==> flow/design.v <==
`timescale 1ns / 1ps
module Simple_Dual_BRAM #(
    parameter BRAM_DATA_WIDTH = 96,
    parameter BRAM_DEPTH = 256,
    parameter BRAM_ADDR_WIDTH = $clog2(BRAM_DEPTH)
)
(
    input clk,
    input we_a,
    input en_a,
    input [BRAM_ADDR_WIDTH - 1 : 0] addr_a,
    input [BRAM_DATA_WIDTH - 1 : 0] din_a,
    input en_b,
    input [BRAM_ADDR_WIDTH - 1 : 0] addr_b,
    output [BRAM_DATA_WIDTH - 1 : 0] dout_b
);
reg [BRAM_DATA_WIDTH - 1 : 0] dout_b_r;
assign dout_b = dout_b_r;
(* RAM_STYLE = "BLOCK" *) reg [BRAM_DATA_WIDTH - 1 : 0] ram [BRAM_DEPTH - 1 : 0];
always @(posedge clk) begin
    if (en_a)
        if (we_a)
            ram[addr_a] <= din_a;
    if (en_b)
        dout_b_r <= ram[addr_b];
end
endmodule
`timescale 1ns/1ps
module ddr_axi_read #(
    parameter DATA_WIDTH = 64,
    parameter ADDR_WIDTH = 29,
    parameter BURST_LEN_WIDTH = 8,
    parameter NUM_BURST_WIDTH = 8
)
(
    input ACLK,
    input ARESETN,
    input rd_start,
    input [BURST_LEN_WIDTH - 1 : 0] rd_burst_len, 
    input [ADDR_WIDTH - 1 : 0] rd_start_addr,
    input [NUM_BURST_WIDTH - 1 : 0] rd_num_burst,  
    output rd_ready,  
    output [DATA_WIDTH - 1 : 0] rd_fifo_data,
    output rd_fifo_we,
    output rd_done,  
    output [3 : 0] m_axi_arid,
    output [ADDR_WIDTH - 1 : 0] m_axi_araddr,
    output [BURST_LEN_WIDTH - 1 : 0] m_axi_arlen,
    output [2 : 0] m_axi_arsize,
    output [1 : 0] m_axi_arburst,
    output [0 : 0] m_axi_arlock,
    output [3 : 0] m_axi_arcache,
    output [2 : 0] m_axi_arprot,
    output [3 : 0] m_axi_arqos,
    output m_axi_arvalid,
    input m_axi_arready,
    output m_axi_rready,
    input m_axi_rlast,
    input m_axi_rvalid,
    input [1 : 0] m_axi_rresp,
    input [3 : 0] m_axi_rid,
    input [DATA_WIDTH - 1 : 0] m_axi_rdata
);
    localparam S_RD_IDLE = 3'd0;
    localparam S_RA_START = 3'd1;
    localparam S_RA_WAIT = 3'd2;
    localparam S_RD_PROC = 3'd3;
    localparam S_RD_DONE = 3'd4;
    reg [2 : 0] rd_state;
    reg [2 : 0] rd_state_d1;
    always @(posedge ACLK) begin
        rd_state_d1 <= rd_state;
    end
    reg [ADDR_WIDTH - 1 : 0] m_axi_araddr_reg;
    reg [BURST_LEN_WIDTH - 1 : 0] m_axi_arlen_reg;
    reg m_axi_arvalid_reg;
    assign m_axi_arid = 4'b1111;
    assign m_axi_arsize = 3'b011;  
    assign m_axi_arburst = 2'b01;  
    assign m_axi_arlock = 1'b0;  
    assign m_axi_arcache = 4'b0011;  
    assign m_axi_arprot = 3'b000;  
    assign m_axi_arqos = 4'b0000;  
    assign m_axi_rready = 1'b1;
    reg [NUM_BURST_WIDTH - 1 : 0] num_burst_counter;  
    reg [NUM_BURST_WIDTH - 1 : 0] num_burst_rd_counter;  
    always @(posedge ACLK or negedge ARESETN) begin
        if (~ARESETN) begin
            num_burst_counter <= 0;
        end else if (rd_state == S_RD_IDLE & rd_start) begin
            num_burst_counter <= rd_num_burst - 1;
        end else if (rd_state == S_RA_WAIT & (m_axi_arvalid & m_axi_arready)) begin
            num_burst_counter <= num_burst_counter - 1;
        end
    end
    always @(posedge ACLK or negedge ARESETN) begin
        if (~ARESETN) begin
            num_burst_rd_counter <= 0;
        end else if (rd_state == S_RD_IDLE & rd_start) begin
            num_burst_rd_counter <= rd_num_burst;
        end else if (rd_state != S_RD_IDLE & (m_axi_rlast & m_axi_rvalid & m_axi_rready)) begin
            num_burst_rd_counter <= num_burst_rd_counter - 1;
        end
    end
    always @(posedge ACLK or negedge ARESETN) begin
        if (!ARESETN) begin
            rd_state <= S_RD_IDLE;
            m_axi_araddr_reg <= 0;
            m_axi_arlen_reg <= 0;
            m_axi_arvalid_reg <= 0;
        end else begin
            case (rd_state)
                S_RD_IDLE: begin
                    if (rd_start) begin
                        rd_state <= S_RA_START;
                        m_axi_araddr_reg <= rd_start_addr;
                        m_axi_arlen_reg <= rd_burst_len - 1;
                    end
                end
                S_RA_START: begin
                    rd_state <= S_RA_WAIT;
                    m_axi_arvalid_reg <= 1;
                end
                S_RA_WAIT: begin
                    if (m_axi_arvalid & m_axi_arready) begin
                        if (num_burst_counter == 0) begin
                            rd_state <= S_RD_PROC;
                            m_axi_arvalid_reg <= 0;
                        end else if (num_burst_counter > 0) begin
                            rd_state <= S_RA_START;
                            m_axi_arvalid_reg <= 0;
                            m_axi_araddr_reg <= m_axi_araddr_reg + ((m_axi_arlen_reg + 1) << m_axi_arsize);
                        end
                    end
                end
                S_RD_PROC: begin
                    if (num_burst_rd_counter == 0) begin
                        rd_state <= S_RD_DONE;
                    end
                end
                S_RD_DONE: begin
                    rd_state <= S_RD_IDLE;
                end
            endcase
        end
    end
    assign rd_ready = (rd_state == S_RD_IDLE);
    assign m_axi_arvalid = m_axi_arvalid_reg;
    assign m_axi_araddr = m_axi_araddr_reg;
    assign m_axi_arlen = m_axi_arlen_reg;
    assign rd_done = (rd_state == S_RD_DONE);
    assign rd_fifo_we = m_axi_rvalid & m_axi_rready;
    assign rd_fifo_data = m_axi_rdata;
endmodule
`timescale 1ns / 1ps
module pp_buffer_wrapper #(
    parameter BRAM0_DEPTH = 32,
    parameter BRAM0_DW = 64,
    parameter BRAM1_DEPTH = 32,
    parameter BRAM1_DW = 64,
    parameter BURST_LEN_WIDTH = 8,
    parameter NUM_BURST_WIDTH = 8,
    parameter DDR_ADDR_WIDTH = 29,
    parameter DDR_DW = 64,
    parameter BRAM0_ADDR_WIDTH = $clog2(BRAM0_DEPTH),
    parameter BRAM1_ADDR_WIDTH = $clog2(BRAM1_DEPTH)
)
(
    input clk,
    input rst_n,
    input rd_start,
    input [BURST_LEN_WIDTH - 1 : 0] rd_burst_len,
    input [NUM_BURST_WIDTH - 1 : 0] rd_num_burst,
    input [DDR_ADDR_WIDTH - 1 : 0] rd_start_addr,    
    output rd_ready,
    output rd_done,
    input [BRAM0_ADDR_WIDTH - 1 : 0] rd_start_bram_addr,
    input bram0_r_en,
    input bram1_r_en,
    output [BRAM0_DW - 1 : 0] bram0_rdata,
    output [BRAM1_DW - 1 : 0] bram1_rdata,
    input [BRAM0_ADDR_WIDTH - 1 : 0] bram0_r_addr,
    input [BRAM1_ADDR_WIDTH - 1 : 0] bram1_r_addr,
    output [3: 0] m_axi_arid,
    output [DDR_ADDR_WIDTH - 1 : 0] m_axi_araddr,
    output [BURST_LEN_WIDTH - 1 : 0] m_axi_arlen,
    output [2 : 0] m_axi_arsize,
    output [1 : 0] m_axi_arburst,
    output         m_axi_arlock,
    output [3 : 0] m_axi_arcache,
    output [2 : 0] m_axi_arprot,
    output [3 : 0] m_axi_arqos,
    output         m_axi_arvalid,
    input          m_axi_arready,
    output m_axi_rready,
    input m_axi_rlast,
    input m_axi_rvalid,
    input [1 : 0] m_axi_rresp,
    input [3 : 0] m_axi_rid,
    input [DDR_DW - 1 : 0] m_axi_rdata
);
reg [1 : 0] d2b_active_bram;  
reg [BRAM0_ADDR_WIDTH - 1 : 0] d2b_bram_addr;
wire [BRAM0_ADDR_WIDTH - 1 : 0] bram0_w_addr;
wire [BRAM1_ADDR_WIDTH - 1 : 0] bram1_w_addr;
wire [BRAM0_DW - 1 : 0] bram0_wdata;
wire [BRAM1_DW - 1 : 0] bram1_wdata;
wire [BRAM0_DW - 1 : 0] rd_fifo_data;
wire rd_fifo_we;
wire bram0_w_en, bram1_w_en;
wire bram0_we, bram1_we;
always @(posedge clk or negedge rst_n) begin
    if (~rst_n) begin
        d2b_active_bram <= 2'b01;  
    end else if (rd_done) begin
        d2b_active_bram <= ~d2b_active_bram;  
    end
end
always @(posedge clk or negedge rst_n) begin
    if (~rst_n) begin
        d2b_bram_addr <= 0;
    end else if (rd_start & rd_ready) begin
        d2b_bram_addr <= rd_start_bram_addr;
    end else if (rd_fifo_we) begin
        d2b_bram_addr <= d2b_bram_addr + 1;
    end
end
assign bram0_w_en = 1;
assign bram1_w_en = 1;
assign bram0_wdata = (d2b_active_bram[0])? rd_fifo_data : 0;
assign bram1_wdata = (d2b_active_bram[1])? rd_fifo_data : 0;
assign bram0_we = (d2b_active_bram[0])? rd_fifo_we : 0;
assign bram1_we = (d2b_active_bram[1])? rd_fifo_we : 0;
assign bram0_w_addr = (d2b_active_bram[0])? d2b_bram_addr : 0;
assign bram1_w_addr = (d2b_active_bram[1])? d2b_bram_addr : 0;
ddr_axi_read #(
    .DATA_WIDTH(DDR_DW), 
    .ADDR_WIDTH(DDR_ADDR_WIDTH), 
    .BURST_LEN_WIDTH(BURST_LEN_WIDTH), 
    .NUM_BURST_WIDTH(NUM_BURST_WIDTH) 
)
inst_ddr_axi_read
(
    .ACLK(clk), 
    .ARESETN(rst_n), 
    .rd_start(rd_start), 
    .rd_burst_len(rd_burst_len), 
    .rd_start_addr(rd_start_addr), 
    .rd_num_burst(rd_num_burst), 
    .rd_ready(rd_ready), 
    .rd_fifo_data(rd_fifo_data), 
    .rd_fifo_we(rd_fifo_we), 
    .rd_done(rd_done), 
    .m_axi_arid(m_axi_arid), 
    .m_axi_araddr(m_axi_araddr), 
    .m_axi_arlen(m_axi_arlen), 
    .m_axi_arsize(m_axi_arsize), 
    .m_axi_arburst(m_axi_arburst), 
    .m_axi_arlock(m_axi_arlock), 
    .m_axi_arcache(m_axi_arcache), 
    .m_axi_arprot(m_axi_arprot), 
    .m_axi_arqos(m_axi_arqos), 
    .m_axi_arvalid(m_axi_arvalid), 
    .m_axi_arready(m_axi_arready), 
    .m_axi_rready(m_axi_rready), 
    .m_axi_rlast(m_axi_rlast), 
    .m_axi_rvalid(m_axi_rvalid), 
    .m_axi_rresp(m_axi_rresp), 
    .m_axi_rid(m_axi_rid), 
    .m_axi_rdata(m_axi_rdata) 
);
Simple_Dual_BRAM #(
    .BRAM_DATA_WIDTH(BRAM0_DW),
    .BRAM_DEPTH(BRAM0_DEPTH),
    .BRAM_ADDR_WIDTH(BRAM0_ADDR_WIDTH)
)
inst0_Simple_Dual_BRAM
(
    .clk(clk),
    .we_a(bram0_we),
    .en_a(bram0_w_en),
    .addr_a(bram0_w_addr),
    .din_a(bram0_wdata),
    .en_b(bram0_r_en),
    .addr_b(bram0_r_addr),
    .dout_b(bram0_rdata)
);
Simple_Dual_BRAM #(
    .BRAM_DATA_WIDTH(BRAM1_DW),
    .BRAM_DEPTH(BRAM1_DEPTH),
    .BRAM_ADDR_WIDTH(BRAM1_ADDR_WIDTH)
)
inst1_Simple_Dual_BRAM
(
    .clk(clk),
    .we_a(bram1_we),
    .en_a(bram1_w_en),
    .addr_a(bram1_w_addr),
    .din_a(bram1_wdata),
    .en_b(bram1_r_en),
    .addr_b(bram1_r_addr),
    .dout_b(bram1_rdata)
);
endmodule
### Reports on pp_buffer_wrapper

Tool output for the design above, in the order of the flow.
Line numbers count from 1 in the design file above.
Cell names lack the library's common part.
A cell with -- has no value.

| set-up | value |
|---|---|
| top module | pp_buffer_wrapper |
| clock input | clk |
| cell library | sky130hd |
| library corner | tt_025C_1v80 |

### Word level

Counts by Yosys on the flattened word-level netlist (proc, flatten, opt, wreduce; memories kept). Register bits leave out memories and registers merged into their read ports (data or address). Print and check cells are left out. Cells with the same type and inputs are merged into one.
Yosys's memory passes give these memory sizes; they may raise the number of words (mostly to a power of two), join words into wider ones and drop unused or constant bits.

| cells by class | value |
|---|---|
| $add $sub $neg | 7 |
| magnitude comparators | 1 |
| eq/ne operators | 10 |
| multiplexer cells | 33 |
| bitwise logic cells | 6 |
| reduce/logical cells | 14 |

Operator list:

| operator | count |
|---|---|
| 64-bit 2-to-1 mux | 4 |
| 29-bit 2-to-1 mux | 4 |
| 29-bit parallel mux with 2-bit select | 1 |
| 8-bit by 1-bit subtractor with 8-bit output (second input constant) | 4 |
| 8-bit 2-to-1 mux | 4 |
| 5-bit 2-to-1 mux | 6 |
| 29-bit adder | 1 |
| 8-bit zero test | 2 |
| 3-bit parallel mux with 5-bit select | 1 |
| 3-bit 2-to-1 mux | 5 |
| 2-bit nonzero test | 5 |
| 5-bit AND reduction | 2 |
| 8-bit by 1-bit adder with 9-bit output (second input constant) | 1 |
| 2-bit != test (second input constant) | 4 |
| 8-bit by 1-bit greater-than comparator with 1-bit output (second input constant) | 1 |
| 1-bit 2-to-1 mux | 7 |
| 3-bit by 2-bit == test with 1-bit output (second input constant) | 2 |
| 1-bit AND | 5 |
| 5-bit by 1-bit adder with 5-bit output (second input constant) | 1 |
| 5-bit nonzero test | 1 |
| 3-bit by 1-bit == test with 1-bit output (second input constant) | 1 |
| 3-bit == test (second input constant) | 1 |
| 3-bit != test (second input constant) | 1 |
| 3-bit zero test | 1 |
| 3-bit AND reduction | 1 |
| 3-bit nonzero test | 1 |
| 2-bit by 1-bit != test with 1-bit output (second input constant) | 1 |
| 2-bit inverter | 1 |

Other operator kinds: 2; their cells: 2.

| storage and ports | value |
|---|---|
| bits in registers | 64 |
| RAM bits | 4,096 |
| clocked read ports x word width | 128 |
| memories kept | 2 |
| output and inout port bits | 190 |
| elaborated cells | 81 |

Memories:

| memory | words | bits a word | read ports | write ports | line | RTL |
|---|---|---|---|---|---|---|
| inst0_Simple_Dual_BRAM.ram | 32 | 64 | 1 | 1 | 19 | `(* RAM_STYLE = "BLOCK" *) reg [BRAM_DATA_WIDTH - 1 : 0] ram [BRAM_DEPTH - 1 : 0];` |
| inst1_Simple_Dual_BRAM.ram | 32 | 64 | 1 | 1 | 19 |  |

### Depth

Yosys ltp: most cells in a row. Word level: on the elaborated netlist, between registers, memories and ports. Mapped: between sequential cells and ports; inverters and the memories' decode and read muxes count.

| logic depth | value |
|---|---|
| depth after elaboration | 6 |
| ABC_AREA | 0 |
| gate-level depth with buffers | 12 |
| depth with buffers taken out | 11 |

### Netlist

Source: synth_stat.txt of the flow (Yosys; design flattened, memories mapped). It holds for the ABC_AREA given above (unset counts as 0); a run with the other value may have another netlist.

Cell types:

| cell | count | total area (um^2) |
|---|---|---|
| edfxtp_1 | 4,224 | 1.27E+05 |
| mux4_2 | 1,024 | 2.31E+04 |
| mux2i_1 | 515 | 5.15E+03 |
| dfrtp_1 | 63 | 1.58E+03 |
| a22o_1 | 130 | 1.14E+03 |
| a221oi_1 | 128 | 1.12E+03 |
| and2_1 | 133 | 832.048 |
| clkbuf_1 | 193 | 724.445 |
| buf_2 | 125 | 625.6 |
| nor2_1 | 100 | 375.36 |
| nand2_1 | 83 | 311.549 |
| buf_1 | 64 | 240.23 |
| ha_1 | 15 | 187.68 |
| o21ai_0 | 35 | 175.168 |
| buf_4 | 23 | 172.666 |
| xor2_1 | 18 | 157.651 |
| nand3_1 | 28 | 140.134 |
| a21oi_1 | 27 | 135.13 |

Other cell types: 45; their cells: 188.

| mapped netlist | value |
|---|---|
| mapped cells | 7,116 |
| synthesis area | 164,288.8 um^2 |
| sequential area | 128,444.4 um^2 |
| flip-flops | 4,288 |

By module: a second synthesis without flattening, with its own total; a netlist apart from the flattened one above.

| unflattened totals | value |
|---|---|
| cells (unflattened synthesis) | 6,956 |
| area (unflattened synthesis) | 164,874.4 um^2 |

Rows give one instance, submodules left out.

Modules:

| module | times used | cells | area (um^2) |
|---|---|---|---|
| Simple_Dual_BRAM | 2 | 3,111 | 79,587.6 |
| ddr_axi_read | 1 | 547 | 4,434.3 |
| pp_buffer_wrapper | 1 | 187 | 1,265.0 |

### Timing after synthesis

Path of least setup slack by OpenSTA after synthesis, without wires, with an ideal clock, recovery checks aside; 20% of the period is set as input and as output delay. Where synthesis merged equal registers, the netlist keeps one of their names.

| path post-synthesis | value |
|---|---|
| path kind | input port to flip-flop |
| start | in m_axi_rvalid |
| end | mem inst0_Simple_Dual_BRAM.ram[15][0] |
| clock period | 4.0 ns |
| external input delay | 0.800 ns |
| setup time | 0.487 ns |
| launch time at the first pin | 0.800 ns |
| arrival time | 4.137 ns |
| required time | 3.513 ns |
| path slack | -0.624 ns |
| path delay | 3.824 ns |
| stages on the path | 3 |
| synthesis period reached | 4.624 ns |

"path delay" = arrival - input delay + setup time.
"stages on the path" counts driving pins, that of a launching flip-flop among them; a cell with two outputs on the path counts twice.
"synthesis period reached" = period - worst setup slack (recovery checks aside). The figure is calculated, with input and output delays left at 20% of the set period.
Between the ends stands the longest chain of elaborated cells between them, by number of cells; it is not shown to be the way that was timed. Of several equally long chains one is given.
A line is the first line of the expression or statement that the cell stems from. Yosys adds cells for indexed reads and writes and turns some case tables into memories.
Only ways into the end's enable, where the timed path ends, are counted here.

| on the way, post-synthesis | value |
|---|---|
| cells stage by stage | buf_1 nand4_1 nor2_1 |
| cells in the longest elaborated chain | 2 |
| elaborated cells between the ends (all ways) | 3 |
| RTL lines with such cells | 2 |
| classes of those cells | 3 x mux |

Ends and longest elaborated chain, post-synthesis:

| element | line | RTL |
|---|---|---|
| from (decl) | 197 | `input m_axi_rvalid,` |
| 1-bit 2-to-1 mux | 232 | `assign bram0_we = (d2b_active_bram[0])? rd_fifo_we : 0;` |
| 5-bit 2-to-1 mux | 22 | `if (we_a)` |
| to (decl) | 19 | `(* RAM_STYLE = "BLOCK" *) reg [BRAM_DATA_WIDTH - 1 : 0] ram [BRAM_DEPTH - 1 : 0];` |

### Timing after layout

From the final timing report of stored run 1: the path of least setup slack in the routed layout; clock arrival at registers is part of the times.

| path post-layout | value |
|---|---|
| path kind | flip-flop to output port |
| start | reg inst_ddr_axi_read.rd_state[1] |
| end | out rd_done |
| clock period | 4.0 ns |
| output delay | 0.80 ns |
| launch time at the first pin | 0.98 ns |
| arrival time | 2.62 ns |
| required time | 3.20 ns |
| path slack | 0.58 ns |
| stages on the path | 4 |

Between the ends stands the longest chain of elaborated cells between them, by number of cells; it is not shown to be the way that was timed. Of several equally long chains one is given.
A register here has more assigning lines than the two given.

| on the way, post-layout | value |
|---|---|
| cells stage by stage | dfrtp_1 inv_1 and3_1 clkdlybuf4s50_1 |
| cells in the longest elaborated chain | 1 |
| elaborated cells between the ends (all ways) | 1 |
| classes of those cells | 1 x eq/ne |

Ends and longest elaborated chain, post-layout:

| element | line | RTL |
|---|---|---|
| from (decl) | 69 | `reg [2 : 0] rd_state;` |
| from (assign) | 107 | `rd_state <= S_RD_IDLE;` |
| from (assign) | 115 | `rd_state <= S_RA_START;` |
| 3-bit == test | 151 | `assign rd_done = (rd_state == S_RD_DONE);` |
| to (decl) | 176 | `output rd_done,` |

Design pp_buffer_wrapper on sky130hd. What follows are 5 stored runs of the flow, each under its own settings; their order means nothing. The constraints put input and output delay at 20% of the set period each and load the outputs with 0.01 pF.
"overall power" is the tool's figure for a default switching activity; nothing was simulated.

#### Stored run 1

| setting | value |
|---|---|
| CORE_UTILIZATION | `40` |
| PLACE_DENSITY | `0.6` |
| period_ns | `4.0` |
| CAP_MARGIN | `20` |
| CORE_MARGIN | `2` |
| SLEW_MARGIN | `20` |

| result | value |
|---|---|
| chip area in the Yosys report | 164,288.8 um^2 |
| worst hold slack after layout | 0.311 ns |
| standard-cell area of the final layout | 192,852.0 um^2 |
| setup slack of the worst path | 0.578 ns |
| area inside the die boundary | 415,864.0 um^2 |
| overall power | 109.179 mW |

#### Stored run 2

| setting | value |
|---|---|
| CAP_MARGIN | `15` |
| CORE_ASPECT_RATIO | `1.68` |
| CORE_UTILIZATION | `67` |
| CTS_CLUSTER_DIAMETER | `189` |
| GPL_ROUTABILITY_DRIVEN | `0` |
| MAX_ROUTING_LAYER | `met5` |
| PLACE_DENSITY | `0.55` |
| period_ns | `5.86` |
| CORE_MARGIN | `2` |
| SLEW_MARGIN | `20` |

| result | value |
|---|---|
| standard-cell area of the final layout | 185,437.0 um^2 |
| worst hold slack after layout | 0.483 ns |
| overall power | 71.209 mW |
| setup slack of the worst path | 2.006 ns |
| chip area in the Yosys report | 164,288.8 um^2 |
| area inside the die boundary | 249,316.0 um^2 |

#### Stored run 3

| setting | value |
|---|---|
| ABC_AREA | `1` |
| CAP_MARGIN | `5` |
| CELL_PAD_IN_SITES_GLOBAL_PLACEMENT | `3` |
| CORE_MARGIN | `6` |
| CORE_UTILIZATION | `63` |
| MAX_ROUTING_LAYER | `met5` |
| PLACE_DENSITY_LB_ADDON | `0.06` |
| SETUP_SLACK_MARGIN | `0.1` |
| period_ns | `1.96` |
| SLEW_MARGIN | `20` |

Did not finish, placement stopped with FLW-0024.

#### Stored run 4

| setting | value |
|---|---|
| ABC_AREA | `0` |
| CAP_MARGIN | `40` |
| CELL_PAD_IN_SITES_DETAIL_PLACEMENT | `1` |
| CORE_UTILIZATION | `16` |
| CTS_CLUSTER_DIAMETER | `62` |
| CTS_CLUSTER_SIZE | `50` |
| GPL_ROUTABILITY_DRIVEN | `1` |
| MAX_ROUTING_LAYER | `met4` |
| PLACE_DENSITY_LB_ADDON | `0.14` |
| TNS_END_PERCENT | `40` |
| period_ns | `2.39` |
| CORE_MARGIN | `2` |
| SLEW_MARGIN | `20` |

| result | value |
|---|---|
| worst hold slack after layout | 0.116 ns |
| setup slack of the worst path | -0.264 ns |
| standard-cell area of the final layout | 216,151.0 um^2 |
| chip area in the Yosys report | 164,288.8 um^2 |
| area inside the die boundary | 1,034,930.0 um^2 |
| overall power | 196.297 mW |

#### Stored run 5

| setting | value |
|---|---|
| ABC_AREA | `0` |
| CELL_PAD_IN_SITES_GLOBAL_PLACEMENT | `0` |
| CORE_ASPECT_RATIO | `1.5` |
| CORE_MARGIN | `9` |
| CORE_UTILIZATION | `22` |
| GPL_ROUTABILITY_DRIVEN | `0` |
| MAX_ROUTING_LAYER | `met4` |
| PLACE_DENSITY_LB_ADDON | `0.0` |
| SETUP_SLACK_MARGIN | `0.63` |
| SLEW_MARGIN | `5` |
| TNS_END_PERCENT | `90` |
| period_ns | `4.01` |
| CAP_MARGIN | `20` |

| result | value |
|---|---|
| worst hold slack after layout | 0.251 ns |
| overall power | 117.939 mW |
| area inside the die boundary | 778,840.0 um^2 |
| standard-cell area of the final layout | 203,934.0 um^2 |
| chip area in the Yosys report | 164,288.8 um^2 |
| setup slack of the worst path | 0.788 ns |
